==> flow/design.v <==
module	DFF(
	clk,
	rstn,
	D,
	Q
);
parameter	datawidth=14;
input	wire	clk;
input	wire	rstn;
input	wire[datawidth-1:0]	D;
output	reg[datawidth-1:0]	Q;
always@(posedge clk or negedge rstn)
begin
	if(~rstn)	Q<='d0;
	else	Q<=D;
end
endmodule
module posedge_detection (
   input  clk,
   input  rstn,
   input  in,
   output out
);
reg r_data_in0;
reg r_data_in1;
assign out = ~r_data_in0 & r_data_in1;
always@(posedge clk or negedge rstn)
begin
	if (!rstn)
	begin
		r_data_in0 <= 0;
		r_data_in1 <= 0;
	end
	else
	begin
		r_data_in0 <= r_data_in1;
		r_data_in1 <= in;
	end
end
endmodule
module shift_9 #(parameter data_width = 14)(
    input [data_width-1:0] din,
	input rstn,clk,
	output wire [data_width-1:0] dout
	);
	reg [data_width-1:0] t0,t1,t2,t3,t4,t5,t6;
	reg [data_width-1:0] t7,t8;
	always@(posedge clk or negedge rstn)
	begin
	  if(~rstn) begin
	    t0 <= 0; t1 <= 0; t2 <= 0; t3 <= 0; t4 <= 0;
	    t5 <= 0; t6 <= 0; t7 <= 0; t8 <= 0;end
	  else begin
	    t0 <= din;
	    t1 <= t0; t2 <= t1; t3 <= t2; t4 <= t3;
	    t5 <= t4; t6 <= t5; t7 <= t6; t8 <= t7;
	  end
	end
	assign dout = t8;
endmodule
module mod_add(
	in1,
	in2,
	_p,
	out
);
input	wire	[14-1:0]	in1;
input	wire	[14-1:0]	in2;
input	wire	[14-1:0]	_p;
output	wire	[14-1:0]	out;
wire	[14:0]	s1;
assign 	s1={1'b0,in1}+{1'b0,in2};
wire	[14:0]	s2;
assign	s2=s1+{1'b0,_p};
assign	out=s2[14]?s2[0+:14]:s1[0+:14];
endmodule
module mod_sub(
	in1,
	in2,
	p,
	out
);
input	wire	[14-1:0]	in1;
input	wire	[14-1:0]	in2;
input	wire	[14-1:0]	p;
output	wire	[14-1:0]	out;
wire	[14:0]	s1;
assign	s1={1'b0,in1}-{1'b0,in2};
wire	[14:0]	s2;
assign	s2={1'b0,p}+s1;
assign	out=s1[14]?s2[0+:14]:s1[0+:14];
endmodule
module old_km(
	input	clk,
	input	rstn,
	input	[14-1:0]in1,
	input	[14-1:0]in2,
	output	[14-1:0]out_L,
	output	[14-1:0]out_H
);
wire	[14/2-1:0]	in1_H;
wire	[14/2-1:0]	in1_L;
assign	in1_H = in1[14/2+:14/2];
assign	in1_L = in1[0+:14/2];
wire	[14/2-1:0]	in2_H;
wire	[14/2-1:0]	in2_L;
assign	in2_H = in2[14/2+:14/2];
assign	in2_L = in2[0+:14/2];
wire	[14-1:0]	p0_D;	 
wire	[14-1:0]	p1_D;	 
wire	[14-1:0]	p0_Q;	 
wire	[14-1:0]	p1_Q;	 
assign	p0_D=in1_L*in2_L;
assign	p1_D=in1_H*in2_H;
DFF #(.datawidth(14)) dff_p0(.clk(clk), .rstn(rstn), .D(p0_D), .Q(p0_Q));
DFF #(.datawidth(14)) dff_p1(.clk(clk), .rstn(rstn), .D(p1_D), .Q(p1_Q));
wire	[2*14-1:0]	p01_D;	 
wire	[2*14-1:0]	p01_Q;	 
assign	p01_D=(in1_L+in1_H)*(in2_L+in2_H);
DFF #(.datawidth(2*14)) dff_p01(.clk(clk), .rstn(rstn), .D(p01_D), .Q(p01_Q));
wire	[2*14-1:0]	s1_D;	 
wire	[2*14-1:0]	s2_D;	 
wire	[2*14-1:0]	s1_Q;	 
wire	[2*14-1:0]	s2_Q;	 
wire	[2*14-1:0]	out;
assign	s1_D={p1_Q,p0_Q};
assign	s2_D=(p01_Q+(~p1_Q+1'b1)+(~p0_Q+1'b1))<<(14/2);
DFF #(.datawidth(2*14)) dff_s1(.clk(clk), .rstn(rstn), .D(s1_D), .Q(s1_Q));
DFF #(.datawidth(2*14)) dff_s2(.clk(clk), .rstn(rstn), .D(s2_D), .Q(s2_Q));
assign	out=s1_Q+s2_Q;
assign	out_L=out[0+:14];
assign	out_H=out[14+:14];
endmodule
module km_mm(
	input	clk,
	input	rstn,
	input	[14-1:0]in1,
	input	[14-1:0]in2,
	input	[14-1:0]mu,
	input	[14-1:0]p,
	input	[14-1:0]_p,
	output	[14-1:0]out
);
wire	[14-1:0]	mu_Q;
wire	[14-1:0]	mu_QQ;
DFF #(.datawidth(14)) dff_mu1(.clk(clk), .rstn(rstn), .D(mu), .Q(mu_Q));
DFF #(.datawidth(14)) dff_mu2(.clk(clk), .rstn(rstn), .D(mu_Q), .Q(mu_QQ));
wire	[14-1:0]	p_Q;
wire	[14-1:0]	p_QQ;
wire	[14-1:0]	p_QQQ;
wire	[14-1:0]	p_QQQQ;
DFF #(.datawidth(14)) dff_p1(.clk(clk), .rstn(rstn), .D(p), .Q(p_Q));
DFF #(.datawidth(14)) dff_p2(.clk(clk), .rstn(rstn), .D(p_Q), .Q(p_QQ));
DFF #(.datawidth(14)) dff_p3(.clk(clk), .rstn(rstn), .D(p_QQ), .Q(p_QQQ));
DFF #(.datawidth(14)) dff_p4(.clk(clk), .rstn(rstn), .D(p_QQQ), .Q(p_QQQQ));
wire	[14-1:0]	_p_Q;
wire	[14-1:0]	_p_QQ;
wire	[14-1:0]	_p_QQQ;
wire	[14-1:0]	_p_QQQQ;
wire	[14-1:0]	_p_QQQQQ;
wire	[14-1:0]	_p_QQQQQQ;
DFF #(.datawidth(14)) dff__p1(.clk(clk), .rstn(rstn), .D(_p), .Q(_p_Q));
DFF #(.datawidth(14)) dff__p2(.clk(clk), .rstn(rstn), .D(_p_Q), .Q(_p_QQ));
DFF #(.datawidth(14)) dff__p3(.clk(clk), .rstn(rstn), .D(_p_QQ), .Q(_p_QQQ));
DFF #(.datawidth(14)) dff__p4(.clk(clk), .rstn(rstn), .D(_p_QQQ), .Q(_p_QQQQ));
DFF #(.datawidth(14)) dff__p5(.clk(clk), .rstn(rstn), .D(_p_QQQQ), .Q(_p_QQQQQ));
DFF #(.datawidth(14)) dff__p6(.clk(clk), .rstn(rstn), .D(_p_QQQQQ), .Q(_p_QQQQQQ));
wire	[14-1:0]	T_L;
wire	[14-1:0]	T_H_D;
wire	[14-1:0]	T_H_Q;
wire	[14-1:0]	T_H_QQ;
wire	[14-1:0]	T_H_QQQ;
wire	[14-1:0]	T_H_QQQQ;
DFF #(.datawidth(14)) dff_T_H1(.clk(clk), .rstn(rstn), .D(T_H_D), .Q(T_H_Q));
DFF #(.datawidth(14)) dff_T_H2(.clk(clk), .rstn(rstn), .D(T_H_Q), .Q(T_H_QQ));
DFF #(.datawidth(14)) dff_T_H3(.clk(clk), .rstn(rstn), .D(T_H_QQ), .Q(T_H_QQQ));
DFF #(.datawidth(14)) dff_T_H4(.clk(clk), .rstn(rstn), .D(T_H_QQQ), .Q(T_H_QQQQ));
wire	[14-1:0]	c;
wire	[14-1:0]	tmp;
wire	carry_D;
wire	carry_Q;
wire	carry_QQ;
wire	carry_QQQ;
wire	carry_QQQQ;
assign	carry_D=(|T_L);
DFF #(.datawidth(14)) dff_carry1(.clk(clk), .rstn(rstn), .D(carry_D), .Q(carry_Q));
DFF #(.datawidth(14)) dff_carry2(.clk(clk), .rstn(rstn), .D(carry_Q), .Q(carry_QQ));
DFF #(.datawidth(14)) dff_carry3(.clk(clk), .rstn(rstn), .D(carry_QQ), .Q(carry_QQQ));DFF #(.datawidth(14)) dff_carry4(.clk(clk), .rstn(rstn), .D(carry_QQQ), .Q(carry_QQQQ));
old_km old_km1(
	.clk(clk),
	.rstn(rstn),
	.in1(in1),
	.in2(in2),
	.out_L(T_L),
	.out_H(T_H_D)
);
old_km old_km2(
	.clk(clk),
	.rstn(rstn),
	.in1(T_L),
	.in2(mu_QQ),
	.out_L(c),
	.out_H()
);
old_km old_km3(
	.clk(clk),
	.rstn(rstn),
	.in1(c),
	.in2(p_QQQQ),
	.out_L(),
	.out_H(tmp)
);
mod_add ma(
	.in1(T_H_QQQQ+carry_QQQQ),
	.in2(tmp),
	._p(_p_QQQQQQ),
	.out(out)
);
endmodule
module bfu_v1(	
    input	clk,
	input	rstn,
	input	[14-1:0]in1,
	input	[14-1:0]in2,
	input	[14-1:0]gamma,	 
	input	op,
	input	[14-1:0]p,
	input	[14-1:0]_p,
	input	[14-1:0]mu,		 
	output	[14-1:0]out1,
	output	[14-1:0]out2
);
wire    [14-1:0]mux_mm1_in1_D;
wire    [14-1:0]mux_mm1_in1_Q;
wire    [14-1:0]mm1_out_D;
wire    [14-1:0]mm1_out_Q;
wire    [14-1:0]ms1_out;
assign  mux_mm1_in1_D = op?ms1_out:in2;
DFF #(.datawidth(14)) dff_muxmm1in1_1(.clk(clk), .rstn(rstn), .D(mux_mm1_in1_D), .Q(mux_mm1_in1_Q));
wire    [14-1:0]gamma_Q;
DFF #(.datawidth(14)) dff_gamma_1(.clk(clk), .rstn(rstn), .D(gamma), .Q(gamma_Q));
km_mm	mm1(.clk(clk), .rstn(rstn), .in1(mux_mm1_in1_Q), .in2(gamma_Q), .mu(mu), .p(p), ._p(_p), .out(mm1_out_D));
DFF #(.datawidth(14)) dff_mm1out_1(.clk(clk), .rstn(rstn), .D(mm1_out_D), .Q(mm1_out_Q));
wire    [14-1:0]in1_Q;
wire    [14-1:0]in1_QQ;
wire    [14-1:0]in1_QQQ;
wire    [14-1:0]in1_QQQQ;
wire    [14-1:0]in1_QQQQQ;
wire    [14-1:0]in1_QQQQQQ;
wire    [14-1:0]in1_QQQQQQQ;
wire    [14-1:0]in1_QQQQQQQQ;
DFF #(.datawidth(14)) dff_in1_1(.clk(clk), .rstn(rstn), .D(in1),            .Q(in1_Q));
DFF #(.datawidth(14)) dff_in1_2(.clk(clk), .rstn(rstn), .D(in1_Q),          .Q(in1_QQ));
DFF #(.datawidth(14)) dff_in1_3(.clk(clk), .rstn(rstn), .D(in1_QQ),         .Q(in1_QQQ));
DFF #(.datawidth(14)) dff_in1_4(.clk(clk), .rstn(rstn), .D(in1_QQQ),        .Q(in1_QQQQ));
DFF #(.datawidth(14)) dff_in1_5(.clk(clk), .rstn(rstn), .D(in1_QQQQ),       .Q(in1_QQQQQ));
DFF #(.datawidth(14)) dff_in1_6(.clk(clk), .rstn(rstn), .D(in1_QQQQQ),      .Q(in1_QQQQQQ));
DFF #(.datawidth(14)) dff_in1_7(.clk(clk), .rstn(rstn), .D(in1_QQQQQQ),     .Q(in1_QQQQQQQ));
DFF #(.datawidth(14)) dff_in1_8(.clk(clk), .rstn(rstn), .D(in1_QQQQQQQ),    .Q(in1_QQQQQQQQ));
wire    [14-1:0]in2_Q;
wire    [14-1:0]in2_QQ;
wire    [14-1:0]in2_QQQ;
wire    [14-1:0]in2_QQQQ;
wire    [14-1:0]in2_QQQQQ;
wire    [14-1:0]in2_QQQQQQ;
wire    [14-1:0]in2_QQQQQQQ;
wire    [14-1:0]in2_QQQQQQQQ;
DFF #(.datawidth(14)) dff_in2_1(.clk(clk), .rstn(rstn), .D(in2),            .Q(in2_Q));
DFF #(.datawidth(14)) dff_in2_2(.clk(clk), .rstn(rstn), .D(in2_Q),          .Q(in2_QQ));
DFF #(.datawidth(14)) dff_in2_3(.clk(clk), .rstn(rstn), .D(in2_QQ),         .Q(in2_QQQ));
DFF #(.datawidth(14)) dff_in2_4(.clk(clk), .rstn(rstn), .D(in2_QQQ),        .Q(in2_QQQQ));
DFF #(.datawidth(14)) dff_in2_5(.clk(clk), .rstn(rstn), .D(in2_QQQQ),       .Q(in2_QQQQQ));
DFF #(.datawidth(14)) dff_in2_6(.clk(clk), .rstn(rstn), .D(in2_QQQQQ),      .Q(in2_QQQQQQ));
DFF #(.datawidth(14)) dff_in2_7(.clk(clk), .rstn(rstn), .D(in2_QQQQQQ),     .Q(in2_QQQQQQQ));
DFF #(.datawidth(14)) dff_in2_8(.clk(clk), .rstn(rstn), .D(in2_QQQQQQQ),    .Q(in2_QQQQQQQQ));
wire    [14-1:0]mux_ma1_in2;
wire    [14-1:0]ma1_out;
assign  mux_ma1_in2 = op?in2_QQQQQQQQ:mm1_out_Q;
mod_add ma1(.in1(in1_QQQQQQQQ), .in2(mux_ma1_in2), ._p(_p), .out(ma1_out));
wire    [14-1:0]mux_ms1_in1;
wire    [14-1:0]mux_ms1_in2;
assign  mux_ms1_in1 = op?in2:in1_QQQQQQQQ;
assign  mux_ms1_in2 = op?in1:mm1_out_Q;
mod_sub ms1(.in1(mux_ms1_in1), .in2(mux_ms1_in2), .p(p), .out(ms1_out));
assign  out1 = ma1_out;
assign  out2 = op?mm1_out_Q:ms1_out;
endmodule
module ntt_bfu
(
    input                   clk,
    input                   rstn,
    input  [14-1:0] in1,
    input  [14-1:0] in2,
    input  [14-1:0] gamma,
    input                   op,
    output [14-1:0] out1,
    output [14-1:0] out2
);
bfu_v1 bfu1(.clk(clk), .rstn(rstn), .in1(in1), .in2(in2),
            .gamma(gamma), .op(op), .p('d12289), ._p('d1073729535), .mu('d922759167),
            .out1(out1), .out2(out2));
endmodule
From RTL to reports: ntt_bfu
The steps from the RTL of ntt_bfu to its reports follow in flow order.
Line numbers count from 1 in the design file above.
Library cell names are shortened.
A cell with n/a has no value.
- top module: ntt_bfu
- clock port: clk
- library: sky130hd
- library corner: tt_025C_1v80

Word level
Source: Yosys, flattened and elaborated, memories not mapped. Widths are those after wreduce; folded enables and synchronous resets count as part of the registers. Registers that Yosys merges into a memory's read port (data or address) are not register bits. Print and check cells do not count.
- register bits: 567
- noted word-level cells: 106
- add/sub/neg operators at 28
- multiply operators at 9
- muxes and demuxes: 8
- bitwise operators: 6
- reduce/logical cells at 1
- operators by type and width (operator ; count):
    7-bit by 7-bit multiplier with 14-bit output ; 3
    8-bit by 8-bit multiplier with 16-bit output ; 2
    14-bit two-way mux ; 8
    21-bit by 1-bit adder with 21-bit output with constant B ; 4
    21-bit adder ; 4
    8-bit by 8-bit multiplier with 7-bit output ; 1
    14-bit NOT with 21-bit output ; 3
    28-bit adder ; 2
    7-bit by 7-bit multiplier with 7-bit output ; 1
    7-bit by 7-bit adder with 8-bit output ; 5
    14-bit by 14-bit adder with 15-bit output ; 2
    8-bit NOT with 21-bit output ; 1
    7-bit by 2-bit multiplier with 9-bit output ; 1
    14-bit by 14-bit subtractor with 15-bit output ; 1
    15-bit by 12-bit adder with 15-bit output ; 1
    15-bit by 12-bit adder with 15-bit output with constant B ; 1
    14-bit by 1-bit adder with 14-bit output ; 1
    14-bit adder ; 1
    14-bit adder with constant A ; 1
    14-bit OR reduction ; 1
    7-bit by 1-bit adder with 7-bit output with constant B ; 2
    7-bit adder ; 2
    7-bit NOT ; 2
    1-bit by 7-bit adder with 8-bit output ; 1
    7-bit by 1-bit multiplier with 8-bit output ; 1

Depth
Yosys ltp: most cells in a row. Word level: on the elaborated netlist, between registers, memories and ports. Mapped: between sequential cells and ports; inverters and the memories' decode and read muxes count.
- noted word-level depth: 5
- ABC_AREA: 1
- depth in mapped cells at 30

After synthesis
Source: synth_stat.txt of the flow (Yosys; design flattened, memories mapped). It holds for the ABC_AREA given above (unset counts as 0); a run with the other value may have another netlist.
Totals and module areas in this step are rounded.
- cells by type (cell ; count):
    dfrtp_1 ; 528
    ha_1 ; 381
    fa_1 ; 148
    nand2_1 ; 677
    inv_1 ; 569
    xor2_1 ; 138
    a21oi_1 ; 170
    nor2_1 ; 175
    nand3_1 ; 131
    xnor2_1 ; 58
    o21ai_0 ; 90
    nand4_1 ; 27
    a21o_1 ; 18
    o21bai_1 ; 15
    nand3b_1 ; 14
    a21boi_0 ; 13
    clkbuf_1 ; 21
    nor3_1 ; 13
Other cell types: 31; their cells: 92.
- noted standard cells after synthesis: 3278
- synthesis area at 0.031 mm²
- area of sequential cells at 0.013 mm²
- noted mapped flip-flops: 528

Timing after synthesis
Path of least setup slack by OpenSTA after synthesis, without wires, with an ideal clock, recovery checks aside; 20% of the period is set as input and as output delay. Where synthesis merged equal registers, the netlist keeps one of their names.
- path type: reg2reg
- start: register bfu1.dff_gamma_1.Q[0]
- end: register bfu1.mm1.old_km1.dff_p01.Q[14]
- period at 6500 ps
- setup time: 80 ps
- time at the first pin at 0 ps
- data arrival time at 5457 ps
- required time at 6420 ps
- slack at 963 ps
- path delay: 5537 ps
- noted driving pins on the path: 27
- noted synthesis period reached: 5537 ps
"path delay" is the arrival time less input delay plus setup time.
"driving pins on the path": output pins that drive a net of the path, with the launching flip-flop's if there is one; two outputs of one cell count as two.
"synthesis period reached" = period - worst setup slack (recovery checks aside). The figure is calculated, with input and output delays left at 20% of the set period.
Between the ends stands the longest chain of elaborated cells between them, by number of cells; it is not shown to be the way that was timed. Of several equally long chains one is given.
A line is the first line of the expression or statement that the cell stems from. Yosys adds cells for indexed reads and writes and turns some case tables into memories.
- path through: dfrtp_1 ha_1 inv_1 fa_1 nand3b_1 and2_1 nor2_1 o21ai_0 nand2_1 xnor2_1 or2_2 fa_1 fa_1 inv_1 fa_1 inv_1 fa_1 inv_1 ha_1 a21oi_1 o21ai_0 a21oi_1 o21ai_0 a21oi_1 nor2_1 nor2_1 xnor2_1
- length of the longest elaborated chain at 2
- noted elaborated cells on any way between the ends: 2
- noted source lines of those cells: 1
- classes of those cells: add/sub: 1; mul: 1
- RTL lines, path post-synthesis (element ; line ; RTL):
    from (decl) ; 11 ; output reg[datawidth-1:0] Q;
    from (assign) ; 14 ; if(~rstn) Q<='d0;
    from (assign) ; 15 ; else Q<=D;
    7-bit by 7-bit adder with 8-bit output ; 119 ; assign p01_D=(in1_L+in1_H)*(in2_L+in2_H);
    8-bit by 8-bit multiplier with 16-bit output ; 119 ;
    to (assign) ; 14 ;
    to (assign) ; 15 ;
    to (decl) ; 11 ;

Worst path after layout
Path of least setup slack in the final report of flow run 1 (OpenROAD, finished layout, wires in). Where an end is a register, its clock arrival counts in the times.
The path's times are printed in steps of 10 ps; the period is the one set.
- path type: reg2reg
- start: register bfu1.dff_gamma_1.Q[0]
- end: register bfu1.mm1.old_km1.dff_p01.Q[14]
- period at 4990 ps
- setup time: 110 ps
- time at the first pin at 640 ps
- data arrival time at 5900 ps
- required time at 5510 ps
- slack at -390 ps
- noted driving pins on the path: 27
Between the ends stands the longest chain of elaborated cells between them, by number of cells; it is not shown to be the way that was timed. Of several equally long chains one is given.
- path through: dfrtp_2 ha_4 inv_2 fa_2 nand3b_1 and2_4 nor2_4 o21ai_2 nand2_2 xnor2_4 or2_4 fa_1 fa_1 inv_2 fa_1 inv_2 fa_1 inv_2 ha_4 a21oi_4 o21ai_2 a21oi_2 o21ai_2 a21oi_1 nor2_1 nor2_2 xnor2_2
- length of the longest elaborated chain at 2
- noted elaborated cells on any way between the ends: 2
- noted source lines of those cells: 1
- classes of those cells: add/sub: 1; mul: 1
- RTL lines, path post-layout (element ; line ; RTL):
    from (decl) ; 11 ; output reg[datawidth-1:0] Q;
    from (assign) ; 14 ; if(~rstn) Q<='d0;
    from (assign) ; 15 ; else Q<=D;
    7-bit by 7-bit adder with 8-bit output ; 119 ; assign p01_D=(in1_L+in1_H)*(in2_L+in2_H);
    8-bit by 8-bit multiplier with 16-bit output ; 119 ;
    to (assign) ; 14 ;
    to (assign) ; 15 ;
    to (decl) ; 11 ;

Lab notebook: ntt_bfu

ntt_bfu through Yosys and OpenROAD on sky130hd: 2 stored runs, unordered, with their settings and measured results. The constraints put input and output delay at 20% of the set period each and load the outputs with 0.01 pF.
"reached clock period" = clock period - worst setup slack. The figure is calculated, with input and output delays left at 20% of the set period.
The measured numbers are rounded.

Flow run 1
Settings were ABC_AREA = 1; CAP_MARGIN = 10; CELL_PAD_IN_SITES_DETAIL_PLACEMENT = 1; CELL_PAD_IN_SITES_GLOBAL_PLACEMENT = 3; CORE_UTILIZATION = 27; CTS_CLUSTER_DIAMETER = 48; CTS_CLUSTER_SIZE = 90; GPL_TIMING_DRIVEN = 0; HOLD_SLACK_MARGIN = -0.05; MAX_ROUTING_LAYER = met4; MIN_ROUTING_LAYER = met2; PLACE_DENSITY_LB_ADDON = 0.1; SETUP_SLACK_MARGIN = 0.23; SLEW_MARGIN = 0; TNS_END_PERCENT = 40; period_ns = 4.99; CORE_MARGIN = 2
- utilization at 35 %
- area of the die at 0.12 mm²
- setup slack of the worst path at -390 ps
- mapped cell area after synthesis at 0.031 mm²
- standard-cell area after layout: 0.041 mm²
- worst-case hold slack: 330 ps
- noted the reached clock period: 5,377 ps

Flow run 2
Settings were ABC_AREA = 1; CAP_MARGIN = 10; CELL_PAD_IN_SITES_DETAIL_PLACEMENT = 1; CELL_PAD_IN_SITES_GLOBAL_PLACEMENT = 0; CORE_UTILIZATION = 68; CTS_CLUSTER_DIAMETER = 195; CTS_CLUSTER_SIZE = 90; GPL_ROUTABILITY_DRIVEN = 0; GPL_TIMING_DRIVEN = 0; HOLD_SLACK_MARGIN = 0.3; MAX_ROUTING_LAYER = met4; MIN_ROUTING_LAYER = met1; PLACE_DENSITY_LB_ADDON = 0.1; SLEW_MARGIN = 0; TNS_END_PERCENT = 60; period_ns = 5.93; CORE_MARGIN = 2
- did not finish, placement stopped with DPL-0033
